==> flow/design.v <==
module APB_MASTER(PCLK,PRESETn,PREADY,ST,WEN,APB_WADRS,APB_RADRS,APB_WDATA,PRDATA,PSEL,PLSVERR,PENABLE,PWRITE,PADDR,PWDATA,APB_RDATA_OUT);
input ST,WEN;
input [8:0] APB_WADRS,APB_RADRS;
input [7:0] APB_WDATA;
output [7:0] APB_RDATA_OUT;
input PCLK,PRESETn,PREADY;
input [7:0] PRDATA;
output reg PSEL,PLSVERR;
output reg PENABLE,PWRITE;
output reg [8:0] PADDR;
output reg [7:0] PWDATA;
reg [1:0] PS,NS;
localparam  IDLE=2'b00,
            SETUP=2'b01,
            ACCESS=2'b10;
reg setup_error;
reg invalid_setup_error;
reg [7:0] rdata;
assign APB_RDATA_OUT = rdata;
always @(posedge PCLK)
begin
    if(!PRESETn)
        PS<=IDLE;
    else
        PS<=NS;
end
always @(*)
begin
    case(PS)
        IDLE:
        begin
            if(ST)
            begin
                NS=SETUP;
            end
            else
            begin
                NS=IDLE;
            end
        end
        SETUP:
        begin
            NS=ACCESS;
        end
        ACCESS:
        begin
            if(!PREADY)
                NS=ACCESS;
            else
            begin
                if(ST)
                    NS=SETUP;
                else
                    NS=IDLE;
            end
        end
        default:NS=IDLE;
    endcase
end
always @(posedge PCLK)
begin
    if(!PRESETn)
    begin
        PSEL     <= 0;
        PENABLE  <= 0;
        PWRITE   <= 0;
        PADDR    <= 0;
        PWDATA   <= 0;
    end
    else
    case(NS)
        IDLE:
        begin
            PSEL     <= 0;
            PENABLE  <= 0;
            PWRITE   <= 0;
            PADDR    <= 0;
            PWDATA   <= 0;
        end
        SETUP:
        begin
            PSEL    <= 1;
            PENABLE <= 0;
            PWRITE  <= WEN;
            PADDR   <= WEN ? APB_WADRS : APB_RADRS;
            PWDATA  <= APB_WDATA;
        end
        ACCESS:
        begin
            PSEL    <= 1;
            PENABLE <= 1;
        end
        default:
        begin
            PSEL     <= 0;
            PENABLE  <= 0;
            PWRITE   <= 0;
            PADDR    <= 0;
            PWDATA   <= 0;
        end
    endcase
end
always @(posedge PCLK)
begin
    if(!PRESETn)
        rdata <= 0;
    else if (PS == ACCESS && !PWRITE && PREADY)
        rdata <= PRDATA;
end
always @(*)
begin
    if (PADDR > 9'h03F)
        setup_error = 1'b1;
    else
        setup_error = 1'b0;
    invalid_setup_error = setup_error;
end
always @(posedge PCLK)
begin
    if(!PRESETn)
        PLSVERR <= 0;
    else
        PLSVERR <= invalid_setup_error;
end
endmodule
module APB_SLAVE(
 input PCLK,PRESETn,
 input PSEL,PENABLE,PWRITE,
 input [7:0]PADDR,PWDATA,
 output [7:0]PRDATA,
 output reg PREADY );
reg [7:0] mem [0:63];
assign PRDATA = (PADDR < 8'd64) ? mem[PADDR[5:0]] : 8'h00;
always @(*)
begin
 if(!PRESETn)
      PREADY = 0;
 else if(PSEL && PENABLE)
      PREADY = 1;
 else
      PREADY = 0;
end
always @(posedge PCLK)
begin
 if(PREADY && PWRITE && (PADDR < 8'd64))
      mem[PADDR[5:0]] <= PWDATA;
end
endmodule
module APB_TOP(
    input PCLK, PRESETn,
    input ST, WEN,
    input [8:0] APB_WADRS, APB_RADRS,
    input [7:0] APB_WDATA,
    output [7:0] APB_RDATA_OUT,
    output PSLVERR
);
    wire PSEL, PENABLE, PWRITE, PREADY;
    wire [8:0] PADDR;
    wire [7:0] PWDATA, PRDATA;
    APB_MASTER MASTER_INST (
        .PCLK(PCLK),
        .PRESETn(PRESETn),
        .PREADY(PREADY),
        .ST(ST),
        .WEN(WEN),
        .APB_WADRS(APB_WADRS),
        .APB_RADRS(APB_RADRS),
        .APB_WDATA(APB_WDATA),
        .PRDATA(PRDATA),
        .PSEL(PSEL),
        .PLSVERR(PSLVERR),
        .PENABLE(PENABLE),
        .PWRITE(PWRITE),
        .PADDR(PADDR),
        .PWDATA(PWDATA),
        .APB_RDATA_OUT(APB_RDATA_OUT)
    );
    APB_SLAVE SLAVE_INST (
        .PCLK(PCLK),
        .PRESETn(PRESETn),
        .PSEL(PSEL),
        .PENABLE(PENABLE),
        .PWRITE(PWRITE),
        .PADDR(PADDR[7:0]),  
        .PWDATA(PWDATA),
        .PRDATA(PRDATA),
        .PREADY(PREADY)
    );
endmodule
Step by step through the tools: APB_TOP --
Tool output for the design above, in the order of the flow. Line numbers count from 1 in the design file above. Not given: -
Design: top module APB_TOP, clock PCLK, standard-cell library sky130hd, corner tt_025C_1v80

Word level --
Yosys after proc, flatten, opt, wreduce and memory -nomap, before mapping. Print and check cells are not counted. Equal cells are merged and count once. Yosys's memory passes give these memory sizes; they may raise the number of words (mostly to a power of two), join words into wider ones and drop unused or constant bits.
Word-level totals: memories kept 1, bits in registers 31, word-level cells 41, memory bits (writable) 512, word width x clocked read ports 8, bits of input ports 30
Operators by class: reductions and logical operators 8, equality and inequality tests 4, multiplexer cells 18, magnitude comparators 2
Memory list:
- SLAVE_INST.mem | words 64, width 8, rd ports 1, wr ports 1, line 132 | reg [7:0] mem [0:63];
Operators by type and width (number):
- parallel mux 9 bit (select 2 bit) | 1
- two-way mux 6 bit | 3
- parallel mux 8 bit (select 2 bit) | 1
- two-way mux 8 bit | 2
- > comparator 9 x 6 -> 1 bit (second input constant) | 1
- two-way mux 9 bit | 1
- < comparator 8 x 7 -> 1 bit (second input constant) | 1
- two-way mux 1 bit | 7
- parallel mux 2 bit (select 3 bit) | 1
- logical AND 1 bit | 5
- == test 2 x 1 -> 1 bit (second input constant) | 2
- == test 2 bit (second input constant) | 2
- zero test 2 bit | 1
- OR reduction 2 bit | 1
- parallel mux 1 bit (select 2 bit) | 1
- two-way mux 2 bit | 1
- zero test 1 bit | 1

Longest topological paths --
Yosys ltp: most cells in a row. Word level: on the elaborated netlist, between registers, memories and ports. Mapped: between sequential cells and ports; inverters and the memories' decode and read muxes count.
Depth: depth in word-level cells 9, ABC_AREA 0, depth in mapped cells 10, mapped depth without buffers 8

Synthesis result --
The flow's flattened synthesis, as Yosys stat reports it; memories are mapped. The netlist is that of the ABC_AREA named above (0 if unset); the other value can give another one.
Synthesis totals: buffers 61, mapped cells 1085, mapped flip-flops 550, mapped area 0.0212529 mm2
Cells by type:
- sky130_fd_sc_hd__edfxtp_1 | number 512, total area 1.54E+04 um2
- sky130_fd_sc_hd__mux4_2 | number 88, total area 1.98E+03 um2
- sky130_fd_sc_hd__mux2i_1 | number 117, total area 1.17E+03 um2
- sky130_fd_sc_hd__dfxtp_1 | number 38, total area 760.73 um2
- sky130_fd_sc_hd__nor2_1 | number 74, total area 277.766 um2
- sky130_fd_sc_hd__a22o_1 | number 25, total area 218.96 um2
- sky130_fd_sc_hd__a221oi_1 | number 16, total area 140.134 um2
- sky130_fd_sc_hd__nor2b_1 | number 20, total area 125.12 um2
- sky130_fd_sc_hd__a22oi_1 | number 16, total area 120.115 um2
- sky130_fd_sc_hd__a2111oi_0 | number 12, total area 105.101 um2
- sky130_fd_sc_hd__buf_4 | number 12, total area 90.086 um2
- sky130_fd_sc_hd__clkbuf_1 | number 21, total area 78.826 um2
- sky130_fd_sc_hd__nand2_1 | number 21, total area 78.826 um2
- sky130_fd_sc_hd__buf_2 | number 15, total area 75.072 um2
- sky130_fd_sc_hd__a211o_1 | number 8, total area 70.067 um2
- sky130_fd_sc_hd__o22ai_1 | number 10, total area 62.56 um2
- sky130_fd_sc_hd__a211oi_1 | number 8, total area 60.058 um2
- sky130_fd_sc_hd__buf_6 | number 5, total area 56.304 um2
Not listed: further types 20, cells in them 67. The figures by module come from a second, unflattened synthesis with its own total; it is not the netlist above.
Unflattened totals: cells (unflattened synthesis) 1339, area (unflattened synthesis) 0.0215619 mm2
Each row is one instance without its submodules.
By module:
- APB_SLAVE | cells 1211, seq. area 0.0153747 mm2, area 0.0202382 mm2, instances 1
- APB_MASTER | cells 128, seq. area 0.0006406 mm2, area 0.0013238 mm2, instances 1
- APB_TOP | cells 0, seq. area 0 mm2, area 0 mm2, instances 1

Worst setup path after synthesis --
OpenSTA on the mapped netlist: ideal clock, no wires. The path of least setup slack (recovery checks aside). Input and output delay are each 20% of the period. Register names are those of the netlist, which keeps one name where synthesis merged equal registers.
Timing after synthesis: path type input to register, start point input port PRESETn, end point register MASTER_INST.PADDR[4], external input delay 0.540 ns, delay of the path 1.747 ns, data arrival time 2.202 ns, time at the first pin 0.540 ns, path slack 0.413 ns, stages 10, clock period 2.7 ns, library setup time 0.085 ns, period reached after synthesis 2.287 ns
"delay of the path" = arrival - input delay + setup time. "stages": output pins that drive a net of the path, with the launching flip-flop's if there is one; two outputs of one cell count as two. "period reached after synthesis" is the clock period less the worst setup slack; recovery checks do not enter. This is arithmetic on one report: input and output delays are still those of the set period (20% each). The rows between start and end are the longest chain of elaborated cells between them; the timing report does not say that the signal goes this way. Where chains are equally long, one stands for them. A line is the first line of the expression or statement that the cell stems from. Yosys adds cells for indexed reads and writes and turns some case tables into memories. A register here has more assigning lines than the two given.
Between the ends, after synthesis: cells stage by stage sky130_fd_sc_hd__clkbuf_1 sky130_fd_sc_hd__and3_1 sky130_fd_sc_hd__and2_1 sky130_fd_sc_hd__o21ai_0 sky130_fd_sc_hd__ha_1 sky130_fd_sc_hd__and2_1 sky130_fd_sc_hd__clkbuf_1 sky130_fd_sc_hd__clkbuf_1 sky130_fd_sc_hd__nand2_1 sky130_fd_sc_hd__o21ai_0, cells in the longest elaborated chain 5, elaborated cells between the ends (all ways) 6
RTL lines, path after synthesis:
- from (decl) | line 150 | input PCLK, PRESETn,
- two-way mux 1 bit | line 136 | if(!PRESETn)
- two-way mux 2 bit | line 47 | if(!PREADY)
- parallel mux 2 bit (select 3 bit) | line 29 | case(PS)
- == test 2 bit | line 71 | case(NS)
- parallel mux 9 bit (select 2 bit) | line 71
- to (assign) | line 67 | PADDR    <= 0;
- to (assign) | line 85 | PADDR   <= WEN ? APB_WADRS : APB_RADRS;
- to (decl) | line 10 | output reg [8:0] PADDR;

Worst path after layout --
Path of least setup slack in the final report of job 1 (OpenROAD, finished layout, wires in). Where an end is a register, its clock arrival counts in the times.
Timing after layout: path type register to register, start point register (no name shown), end point register MASTER_INST.rdata[3], library setup time 0.05 ns, data arrival time 3.17 ns, stages 10, time at the first pin 0.59 ns, path slack -0.15 ns, clock period 2.47 ns
Between the ends, after layout: cells stage by stage sky130_fd_sc_hd__dfxtp_4 sky130_fd_sc_hd__buf_12 sky130_fd_sc_hd__buf_12 sky130_fd_sc_hd__mux2i_1 sky130_fd_sc_hd__a22o_1 sky130_fd_sc_hd__a221oi_1 sky130_fd_sc_hd__o22ai_1 sky130_fd_sc_hd__a2111oi_0 sky130_fd_sc_hd__buf_4 sky130_fd_sc_hd__a211o_1
RTL lines, path after layout:
- to (assign) | line 106 | rdata <= 0;
- to (assign) | line 108 | rdata <= PRDATA;
- to (decl) | line 18 | reg [7:0] rdata;
Chain of elaborated cells between the ends: none given.

Subject: flow runs of APB_TOP

Hi,

3 stored runs of APB_TOP in the flow (synthesis by Yosys, layout by OpenROAD, sky130hd cells), in arbitrary order. Constraints: input delay and output delay 20% of the set period each, output load 0.01 pF.
By "reached clock period" is meant the clock period of the run minus its worst setup slack. This is arithmetic on one report: input and output delays are still those of the set period (20% each).
By "time used up by the worst setup path" is meant the share of the clock period that the worst setup path is allowed (20% is reserved at inputs, 20% at outputs), minus its slack. Clock arrival times at its registers enter into it.

* Job 1 | settings: CORE_UTILIZATION 40; SETUP_SLACK_MARGIN -0.21; period_ns 2.47; CAP_MARGIN 20; CORE_MARGIN 2; SLEW_MARGIN 20 | results: reached clock period 2.622 ns; utilization after layout 49.1%; smallest setup slack -0.152 ns; final setup TNS -0.542 ns; time used up by the worst setup path 2.62 ns; type of the worst setup path register to register; full die area 0.0549926 mm2; cell area after synthesis 0.0212529 mm2
* Job 2 | settings: ABC_AREA 0; CAP_MARGIN 15; CELL_PAD_IN_SITES_DETAIL_PLACEMENT 1; CELL_PAD_IN_SITES_GLOBAL_PLACEMENT 1; CORE_ASPECT_RATIO 1.71; CORE_MARGIN 7; CORE_UTILIZATION 51; GPL_TIMING_DRIVEN 1; MIN_ROUTING_LAYER met2; PLACE_DENSITY_LB_ADDON 0.03; SETUP_SLACK_MARGIN 0.38; TNS_END_PERCENT 5; period_ns 3.1; SLEW_MARGIN 20 | results: reached clock period 2.817 ns; utilization after layout 60.6%; smallest setup slack 0.283 ns; final setup TNS 0.000 ns; time used up by the worst setup path 2.82 ns; type of the worst setup path register to register; full die area 0.0477916 mm2; cell area after synthesis 0.0212529 mm2
* Job 3 | settings: ABC_AREA 0; CAP_MARGIN 5; CELL_PAD_IN_SITES_DETAIL_PLACEMENT 0; CORE_ASPECT_RATIO 1.72; CORE_UTILIZATION 46; CTS_CLUSTER_DIAMETER 294; GPL_ROUTABILITY_DRIVEN 0; HOLD_SLACK_MARGIN -0.1; MIN_ROUTING_LAYER met1; SETUP_SLACK_MARGIN 1.0; SLEW_MARGIN 5; TNS_END_PERCENT 5; period_ns 2.7; CORE_MARGIN 2 | results: reached clock period 2.418 ns; utilization after layout 56.2%; smallest setup slack 0.282 ns; final setup TNS 0.000 ns; time used up by the worst setup path 2.42 ns; type of the worst setup path register to register; full die area 0.0480012 mm2; cell area after synthesis 0.0212529 mm2

Regards
